==> flow/design.v <==
module and4(in1, in2, out);
	input [3:0] in1, in2;
	output[3:0] out;
	and a1(out[0], in1[0], in2[0]);
	and a2(out[1], in1[1], in2[1]);
	and a3(out[2], in1[2], in2[2]);
	and a4(out[3], in1[3], in2[3]);
endmodule
module and16(in1, in2, out);
	input [15:0] in1, in2;
	output[15:0] out;
	and4 a11(.in1(in1[3:0]), .in2(in2[3:0]), .out(out[3:0]));
	and4 a12(.in1(in1[7:4]), .in2(in2[7:4]), .out(out[7:4]));
	and4 a13(.in1(in1[11:8]), .in2(in2[11:8]), .out(out[11:8]));
	and4 a14(.in1(in1[15:12]), .in2(in2[15:12]), .out(out[15:12]));
endmodule
module or4(in1, in2, out);
	input [3:0] in1, in2;
	output[3:0] out;
	or a1(out[0], in1[0], in2[0]);
	or a2(out[1], in1[1], in2[1]);
	or a3(out[2], in1[2], in2[2]);
	or a4(out[3], in1[3], in2[3]);
endmodule
module or16(in1, in2, out);
	input [15:0] in1, in2;
	output[15:0] out;
	or4 a11(.in1(in1[3:0]), .in2(in2[3:0]), .out(out[3:0]));
	or4 a12(.in1(in1[7:4]), .in2(in2[7:4]), .out(out[7:4]));
	or4 a13(.in1(in1[11:8]), .in2(in2[11:8]), .out(out[11:8]));
	or4 a14(.in1(in1[15:12]), .in2(in2[15:12]), .out(out[15:12]));
endmodule
module complent(in, go, CK, reset, out, busy, fin);
	input  [15:0] in;
	input  go;
	input  CK, reset;
	output reg [15:0] out;
	output reg busy;
	output reg fin;
	reg [15:0] m;
	reg [15:0] o, mm, c;
	always@(posedge CK) begin
		if(reset) begin
			busy <= 1'b0;
			fin  <= 1'b0;
		end
		else begin
			fin <= 1'b0;
			if(busy == 1'b0) begin
				if(go) begin
					o  = 16'hffff ^ in;
					mm = 16'h0001;
					c  = o & mm;
					o  = o ^ mm;
					mm = c << 1;
					out  <= o;
					m    <= mm;
					busy <= 1'b1;
				end
			end
			else if(m == 16'h0000) begin
				busy <= 1'b0;
				fin  <= 1'b1;
			end
			else begin
				out <= out ^ m;
				m   <= (out & m) << 1;
			end
		end
	end
endmodule
module adder(in1, in2, go, CK, reset, out, busy, fin);
	input [15:0] in1, in2;
	input go;
	input CK, reset;
	output reg [15:0] out;
	output reg busy;
	output reg fin;
	reg [15:0] cc;
	reg [15:0] o, c, m;
	always@(posedge CK) begin
		if(reset) begin
			busy <= 1'b0;
			fin  <= 1'b0;
		end
		else begin
			fin <= 1'b0;
			if(busy == 1'b0) begin
				if(go) begin
					o = in1 ^ in2;
					c = in1 & in2;
					c = c << 1;
					if(c == 16'h0000) begin
						busy <= 1'b0;
						fin  <= 1'b1;
					end
					else begin
						m = o & c;
						o = o ^ c;
						c = m << 1;
						busy <= 1'b1;
					end
					out <= o;
					cc  <= c;
				end
			end
			else if(cc == 16'h0000) begin
				busy <= 1'b0;
				fin  <= 1'b1;
			end
			else begin
				out <= out ^ cc;
				cc  <= (out & cc) << 1;
			end
		end
	end
endmodule
module muler(in1, in2, go, CK, reset, out, busy, fin);
	input		[15:0] in1, in2;
	input		go;
	input  		CK, reset;
	output reg	[15:0] out;
	output reg  busy;
	output reg  fin;
	reg[15:0] m1, m2;
	reg[15:0] a1, a2, o;
	always @(posedge CK) begin
		if(reset) begin
			busy <= 1'b0;
			fin  <= 1'b0;
		end
		else begin
			fin <= 1'b0;
			if(busy == 1'b0 && go == 1'b0) begin
			end
			else begin
				if(busy == 1'b0) begin
					a1 = in1;
					a2 = in2;
					o  = 16'h0000;
				end
				else begin
					a1 = m1;
					a2 = m2;
					o  = out;
				end
				if(a2[0] == 1'b1)
					o = o + a1;
				a1 = a1 << 1;
				a2 = a2 >> 1;
				m1  <= a1;
				m2  <= a2;
				out <= o;
				if(a2 == 16'h0000) begin
					busy <= 1'b0;
					fin  <= 1'b1;
				end
				else
					busy <= 1'b1;
			end
		end
	end
endmodule
module diver(in1, in2, go, CK, reset, reminder, quotient, busy, fin);
	input [15:0] in1, in2;
	input go;
	input CK, reset;
	output reg [15:0] reminder, quotient;
	output reg busy;
	output reg fin;
	reg [31:0] m1, m2;
	reg [15:0] divisor;
	reg [4:0]  cnt;
	reg [31:0] t1, t2;
	reg [15:0] d;
	reg [4:0]  n;
	always @(posedge CK) begin
		if(reset) begin
			busy <= 1'b0;
			fin  <= 1'b0;
		end
		else begin
			fin <= 1'b0;
			if(busy == 1'b0 && go == 1'b0) begin
			end
			else begin
				if(busy == 1'b0) begin
					t1 = {16'h0000, in1};
					t2 = {in2, 16'h0000};
					d  = in2;
					n  = 5'b00000;
				end
				else begin
					t1 = m1;
					t2 = m2;
					d  = divisor;
					n  = cnt;
				end
				if(n < 5'b10001) begin
					if(t1[31:16] >= d)
						t1 = t1 - t2 + 1'b1;
					t1 = t1 << 1;
					n  = n + 1'b1;
					busy <= 1'b1;
				end
				else begin
					busy <= 1'b0;
					fin  <= 1'b1;
				end
				if(n == 5'b10000) begin
					if(t1[31:16] >= d)
						t1 = t1 - t2 + 1'b1;
					reminder <= t1[31:16];
					quotient <= t1[15:0];
				end
				m1      <= t1;
				m2      <= t2;
				divisor <= d;
				cnt     <= n;
			end
		end
	end
endmodule
module mux3to8(in, in1, in2, in3, in4, in5, in6, in7, select, out);
	input [15:0] in, in1, in2, in3, in4, in5, in6, in7;
	input [2:0]  select;
	output reg [15:0] out;
	always @(*) begin
		case(select)
			3'b000:out = in;
			3'b001:out = in1;
			3'b010:out = in2;
			3'b011:out = in3;
			3'b100:out = in4;
			3'b101:out = in5;
			3'b110:out = in6;
			3'b111:out = in7;
		endcase
	end
endmodule
module alu16(CK, reset, start, instruction, inputR1, inputR2, outputR, busy, done);
	input [15:0] inputR1, inputR2;
	input [2:0] instruction;
	input CK, reset, start;
	output[15:0] outputR;
	output busy;
	output done;
	reg  [2:0]  op;
	reg  [15:0] out5, out6;
	reg         finL;
	wire [3:0]  busyL;
	wire [3:0]  finU;
	wire        go;
	wire  [15:0] out, out1, out2, out3, out4, and_o, or_o;
	assign go = start & ~busy;
	adder add(
		.in1(inputR1),
		.in2(inputR2),
		.go(go & (instruction == 3'b000)),
		.CK(CK),
		.reset(reset),
		.out(out),
		.busy(busyL[0]),
		.fin(finU[0])
	);
	complent com(
		.in(inputR1),
		.go(go & (instruction == 3'b001)),
		.CK(CK),
		.reset(reset),
		.out(out1),
		.busy(busyL[1]),
		.fin(finU[1])
	);
	muler mul(
		.in1(inputR1),
		.in2(inputR2),
		.go(go & (instruction == 3'b010)),
		.CK(CK),
		.reset(reset),
		.out(out2),
		.busy(busyL[2]),
		.fin(finU[2])
	);
	diver div(
		.in1(inputR1),
		.in2(inputR2),
		.go(go & ((instruction == 3'b011) | (instruction == 3'b100))),
		.CK(CK),
		.reset(reset),
		.reminder(out3),
		.quotient(out4),
		.busy(busyL[3]),
		.fin(finU[3])
	);
	and16 and1(inputR1, inputR2, and_o);
	or16 or1(inputR1, inputR2, or_o);
	mux3to8 outp(
		.in(out),
		.in1(out1),
		.in2(out2),
		.in3(out3),
		.in4(out4),
		.in5(out5),
		.in6(out6),
		.in7(16'h0000),
		.select(op),
		.out(outputR)
	);
	always @(posedge CK) begin
		if(reset) begin
			finL <= 1'b0;
		end
		else begin
			finL <= go & ((instruction == 3'b101) | (instruction == 3'b110) | (instruction == 3'b111));
			if(go) begin
				op   <= instruction;
				out5 <= and_o;
				out6 <= or_o;
			end
		end
	end
	assign busy = busyL[0] | busyL[1] | busyL[2] | busyL[3];
	assign done = finL | finU[0] | finU[1] | finU[2] | finU[3];
endmodule
Hand-over note for alu16

* Step by step through the tools: alu16 *
Tool output for the design above before and after an edit, in the order of the flow.
"before" refers to lines of the RTL above, "after" to lines of the edited file.
"change": "after" minus "before" as printed here.
Operators carry their Yosys type and port widths (W data, S select, Z words).
Library cell names are shortened.
Not given: --

inputs
  top module = alu16
  clock input = CK
  library = sky130hd
  library corner = tt_025C_1v80

* Diff *
The edit as a unified diff against the file above.
The edit is scripted: it alters the design's behaviour and was not made to optimise anything.

begin of diff
@@ -310,8 +310,6 @@
 	always @(posedge CK) begin
 		if(reset) begin
-			finL <= 1'b0;
-		end
-		else begin
-			finL <= go & ((instruction == 3'b101) | (instruction == 3'b110) | (instruction == 3'b111));
+		end
+		else begin
 			if(go) begin
 				op   <= instruction;
@@ -321,4 +319,5 @@
 		end
 	end
+	always @(*) finL = go & ((instruction == 3'b101) | (instruction == 3'b110) | (instruction == 3'b111));
 	assign busy = busyL[0] | busyL[1] | busyL[2] | busyL[3];
 	assign done = finL | finU[0] | finU[1] | finU[2] | finU[3];
end of diff

* Word level *
Source: Yosys, flattened and elaborated, memories not mapped. Widths are those after wreduce. Registers that Yosys merges into a memory's read port (data or address) are not register bits. Print and check cells do not count. Equal cells are merged and count once.

word-level totals
  what                             before  after  change
  flip-flop bits (word level)      271     270    -1
  latch bits                       0       0      0
  bits in writable memories        0       0      0
  ROM bits                         0       0      0
  clocked read ports x word width  0       0      0
  memory cells                     0       0      0
  cells after elaboration          199     198    -1

operators by class
  what                        before  after  change
  add/sub/neg operators       6       6      0
  multiply operators          0       0      0
  div/mod/pow operators       0       0      0
  $lt $le $gt $ge             3       3      0
  eq/ne operators             17      17     0
  shifts and indexed selects  0       0      0
  mux-type cells              62      62     0
  bitwise gates (word level)  67      67     0
  reduce/logical cells        19      19     0

Unchanged operator kinds not shown: 32.

* Logic depth *
Depth = most cells in a row (Yosys ltp): at word level without a register or memory, in the mapped netlist without a sequential cell, where the memories' decode and read muxes count.

depth
  what                          before  after  change
  word-level depth              20      20     0
  ABC_AREA                      0       0      --
  mapped depth                  34      33     -1
  mapped depth without buffers  28      28     0

* Synthesis result *
Yosys stat after the flow's synthesis: flattened, memories mapped to cells. It holds for the ABC_AREA given above (unset counts as 0); a run with the other value may have another netlist.

cell types
  cell      before  after  change
  nand2_1   197     217    +20
  mux2_2    21      41     +20
  a21o_1    43      27     -16
  a211oi_1  6       21     +15
  a22oi_1   1       16     +15
  mux4_2    14      0      -14
  clkbuf_1  55      66     +11
  xor2_1    32      21     -11
  mux2i_1   76      66     -10
  nand3_1   15      25     +10
  and3_1    9       18     +9
  nor3_1    20      12     -8
  inv_1     164     157    -7
  nor2b_1   13      20     +7
  o21a_1    12      19     +7
  o22a_1    0       7      +7
  o221a_2   0       6      +6
  o21bai_1  11      6      -5

Unchanged cell types not shown: 9.
Not every row of either side is listed.

synthesis totals
  what                   before   after    change
  cell count             1895     1958     +63
  mapped area (µm²)      19033.3  19228.4  +195.1
  sequential area (µm²)  7987.7   7967.6   -20.1
  mapped flip-flops      269      268      -1
  buffer cells           74       79       +5

The figures by module come from a second, unflattened synthesis with its own total; it is not the netlist above.

second synthesis, totals
  what                                           before   after    change
  cells (unflattened synthesis)                  1951     1947     -4
  area total of the unflattened synthesis (µm²)  19915.4  19902.8  -12.6

Rows give one instance, submodules left out.

by module, before
  module    times used  cells  area (µm²)  seq. area (µm²)
  diver     1           1105   10497.6     3553.4
  muler     1           254    2985.4      1421.4
  adder     1           219    2401.1      970.9
  complent  1           108    1498.9      970.9
  alu16     1           56     1217.4      1071.0
  mux3to8   1           177    1114.8      0.0
  and4      4           4      25.0        0.0
  or4       4           4      25.0        0.0
  and16     1           0      0.0         0.0
  or16      1           0      0.0         0.0

by module, after
  module    times used  cells  area (µm²)  seq. area (µm²)
  diver     1           1105   10497.6     3553.4
  muler     1           254    2985.4      1421.4
  adder     1           219    2401.1      970.9
  complent  1           108    1498.9      970.9
  alu16     1           52     1204.9      1051.0
  mux3to8   1           177    1114.8      0.0
  and4      4           4      25.0        0.0
  or4       4           4      25.0        0.0
  and16     1           0      0.0         0.0
  or16      1           0      0.0         0.0

* Timing after synthesis *
Path of least setup slack by OpenSTA after synthesis, without wires, with an ideal clock, recovery checks aside; 20% of the period is set as input and as output delay. Where synthesis merged equal registers, the netlist keeps one of their names.

path post-synthesis
  what                                 before                     after                change
  path type                            register to register       input to register    --
  from                                 register div.busy          input inputR1[1]     --
  to                                   register div.reminder[15]  register div.m1[31]  --
  clock period (ns)                    7.5                        7.5                  0.0
  setup time (ns)                      0.260                      0.256                -0.004
  time at the first pin (ns)           0.000                      1.500                +1.500
  data arrival time (ns)               6.456                      6.646                +0.190
  required time (ns)                   7.240                      7.244                +0.004
  path slack (ns)                      0.785                      0.597                -0.188
  delay of the path (ns)               6.716                      5.402                -1.314
  stages                               32                         28                   -4
  path buffers                         7                          1                    -6
  period reached after synthesis (ns)  6.715                      6.903                +0.188

"delay of the path" = arrival - input delay + setup time.
"stages" counts driving pins, that of a launching flip-flop among them; a cell with two outputs on the path counts twice.
"period reached after synthesis" = period - worst setup slack (recovery checks aside). The figure is calculated, with input and output delays left at 20% of the set period.
Between the ends stands the longest chain of elaborated cells between them, by number of cells; it is not shown to be the way that was timed. Of several equally long chains one is given.
Each line given opens the expression or statement behind the cell; cells for indexed reads and writes are added by Yosys, which also makes memories of some case tables.
At most two assigning lines are given for a register; there are more.
before: Ways into the end's enable are left out, as the timed path ends at the data pin.

on the way, post-synthesis, before
  cells stage by stage = dfxtp_1 buf_2 buf_1 buf_1 clkbuf_1 clkbuf_1 a21oi_1 ha_1 and4_4 a221oi_2 o21ai_0 o311a_1 o31a_1 buf_2 clkbuf_1 nand2_1 o21ai_0 o21ai_0 inv_1 ha_1 inv_1 fa_1 nor2b_1 o21a_1 o211ai_1 a21oi_1 a21oi_1 a31o_2 o31a_1 xor2_1 nand2_1 xnor2_1
  cells in the longest elaborated chain = 17
  elaborated cells between the ends (all ways) = 31

ends and longest elaborated chain, post-synthesis, before
  what                 RTL line  text
  start, declared      169       output reg busy;
  start, assigned      179       busy <= 1'b0;
  start, assigned      204       busy <= 1'b1;
  $or A1 B1 Y1         323       assign busy = busyL[0] | busyL[1] | busyL[2] | busyL[3];
  $not A1 Y1           255       assign go = start & ~busy;
  $and A1 B1 Y1        255
  $and A1 B1 Y1        288       .go(go & ((instruction == 3'b011) | (instruction == 3'b100))),
  $not A1 Y1           184       if(busy == 1'b0 && go == 1'b0) begin
  $logic_and A1 B1 Y1  184
  $mux W32             184
  (+3 left out)        --
  $mux W31             200       if(t1[31:16] >= d)
  $mux W32             199       if(n < 5'b10001) begin
  $mux W32             184
  $mux W32             178       if(reset) begin
  $sub A32 B32 Y32     212       t1 = t1 - t2 + 1'b1;
  $add A32 B1 Y32      212
  $mux W32             211       if(t1[31:16] >= d)
  end, assigned        213       reminder <= t1[31:16];
  end, declared        168       output reg [15:0] reminder, quotient;

on the way, post-synthesis, after
  cells stage by stage = inv_1 o21ai_0 inv_1 ha_1 inv_1 ha_1 inv_1 fa_1 nand2b_1 a21oi_1 o2111ai_1 a21oi_1 o21a_1 clkbuf_1 a31oi_1 a211oi_1 o21ai_0 ha_1 ha_1 a21o_1 a21o_1 a21o_1 a311oi_1 nand2b_1 a21oi_1 or4b_1 nor2_1 a21boi_1
  cells in the longest elaborated chain = 13
  elaborated cells between the ends (all ways) = 14
  RTL lines with such cells = 9

ends and longest elaborated chain, post-synthesis, after
  what              RTL line  text
  start, declared   242       input [15:0] inputR1, inputR2;
  $mux W32          187       if(busy == 1'b0) begin
  $mux W32          184       if(busy == 1'b0 && go == 1'b0) begin
  $mux W32          178       if(reset) begin
  $sub A31 B31 Y31  201       t1 = t1 - t2 + 1'b1;
  $add A31 B1 Y31   201
  $mux W31          200       if(t1[31:16] >= d)
  $mux W32          199       if(n < 5'b10001) begin
  $mux W32          184
  $mux W32          178
  $sub A32 B32 Y32  212       t1 = t1 - t2 + 1'b1;
  $add A32 B1 Y32   212
  $mux W32          211       if(t1[31:16] >= d)
  $mux W32          210       if(n == 5'b10000) begin
  end, assigned     216       m1 <= t1;
  end, declared     171       reg [31:0] m1, m2;

* Timing after layout *
Path of least setup slack in the final report of each run of set A (OpenROAD, finished layout, wires in). Where an end is a register, its clock arrival counts in the times.

path after layout
  what                        before                    after                      change
  path type                   input to register         input to register          --
  from                        input inputR2[7]          input inputR1[12]          --
  to                          register div.reminder[4]  register div.reminder[11]  --
  clock period (ns)           7.5                       7.5                        0.0
  setup time (ns)             0.25                      0.25                       0.00
  time at the first pin (ns)  1.50                      1.50                       0.00
  data arrival time (ns)      7.54                      7.38                       -0.16
  required time (ns)          7.80                      7.79                       -0.01
  path slack (ns)             0.26                      0.41                       +0.15
  stages                      27                        25                         -2
  path buffers                2                         4                          +2

Between the ends stands the longest chain of elaborated cells between them, by number of cells; it is not shown to be the way that was timed. Of several equally long chains one is given.

on the way, after layout, before
  cells stage by stage = clkdlybuf4s50_1 inv_1 nor2_1 a21oi_1 ha_1 and4_4 a221oi_2 o21ai_1 o311a_1 o31a_2 buf_12 nand3_1 o211ai_1 o21ai_0 inv_1 ha_1 ha_1 a21o_1 a21oi_2 a21boi_1 a221o_1 a21oi_2 nand2b_1 o31a_1 o41ai_2 xnor2_1 mux2_2
  cells in the longest elaborated chain = 11
  elaborated cells between the ends (all ways) = 17
  RTL lines with such cells = 8

ends and longest elaborated chain, after layout, before
  what              RTL line  text
  start, declared   242       input [15:0] inputR1, inputR2;
  $mux W16          187       if(busy == 1'b0) begin
  $mux W16          184       if(busy == 1'b0 && go == 1'b0) begin
  $mux W16          178       if(reset) begin
  $ge A16 B16 Y1    200       if(t1[31:16] >= d)
  $mux W31          200
  $mux W32          199       if(n < 5'b10001) begin
  $mux W32          184
  $mux W32          178
  $sub A32 B32 Y32  212       t1 = t1 - t2 + 1'b1;
  $add A32 B1 Y32   212
  $mux W32          211       if(t1[31:16] >= d)
  end, assigned     213       reminder <= t1[31:16];
  end, declared     168       output reg [15:0] reminder, quotient;

on the way, after layout, after
  cells stage by stage = clkdlybuf4s50_1 inv_1 o21ai_0 buf_4 ha_1 ha_1 and3_1 nand2_1 nor3_1 buf_4 o31a_1 o21a_1 a21oi_1 or3_1 a41oi_1 ha_1 ha_1 or2_2 nand2_1 o21ai_0 a21oi_2 o21ai_0 buf_4 xor2_1 mux2_2
  cells in the longest elaborated chain = 12
  elaborated cells between the ends (all ways) = 13
  RTL lines with such cells = 8

ends and longest elaborated chain, after layout, after
  what              RTL line  text
  start, declared   242       input [15:0] inputR1, inputR2;
  $mux W32          187       if(busy == 1'b0) begin
  $mux W32          184       if(busy == 1'b0 && go == 1'b0) begin
  $mux W32          178       if(reset) begin
  $sub A31 B31 Y31  201       t1 = t1 - t2 + 1'b1;
  $add A31 B1 Y31   201
  $mux W31          200       if(t1[31:16] >= d)
  $mux W32          199       if(n < 5'b10001) begin
  $mux W32          184
  $mux W32          178
  $sub A32 B32 Y32  212       t1 = t1 - t2 + 1'b1;
  $add A32 B1 Y32   212
  $mux W32          211       if(t1[31:16] >= d)
  end, assigned     213       reminder <= t1[31:16];
  end, declared     168       output reg [15:0] reminder, quotient;

* Flow runs *
Both versions went through the flow (Yosys, OpenROAD) with the same settings in each pair. Constraints: input delay and output delay 20% of the set period each, output load 0.01 pF.

flow settings, set A
  CORE_UTILIZATION = 40
  period_ns = 7.5
  CAP_MARGIN = 20
  CORE_MARGIN = 2
  SLEW_MARGIN = 20

final reports, set A
  what                                       before   after    change
  chip area after synthesis (Yosys) (µm²)    19033.3  19228.4  +195.1
  total die area (µm²)                       49344.0  49840.6  +496.6
  standard-cell area after layout (µm²)      23034.6  23516.3  +481.7
  post-layout utilization                    0.493    0.495    +0.002
  worst setup slack after layout (ns)        0.257    0.408    +0.151
  total negative slack on setup checks (ns)  0.000    0.000    0.000
  final worst hold slack (ns)                0.566    0.577    +0.011
  power (uW)                                 4716     4687     -29
  period achieved (ns)                       7.243    7.092    -0.151

"period achieved" means the clock period less the worst setup slack. The figure is calculated, with input and output delays left at 20% of the set period.
"power" rests on the timing tool's default activity at the inputs, not on a simulated workload.

End of note.
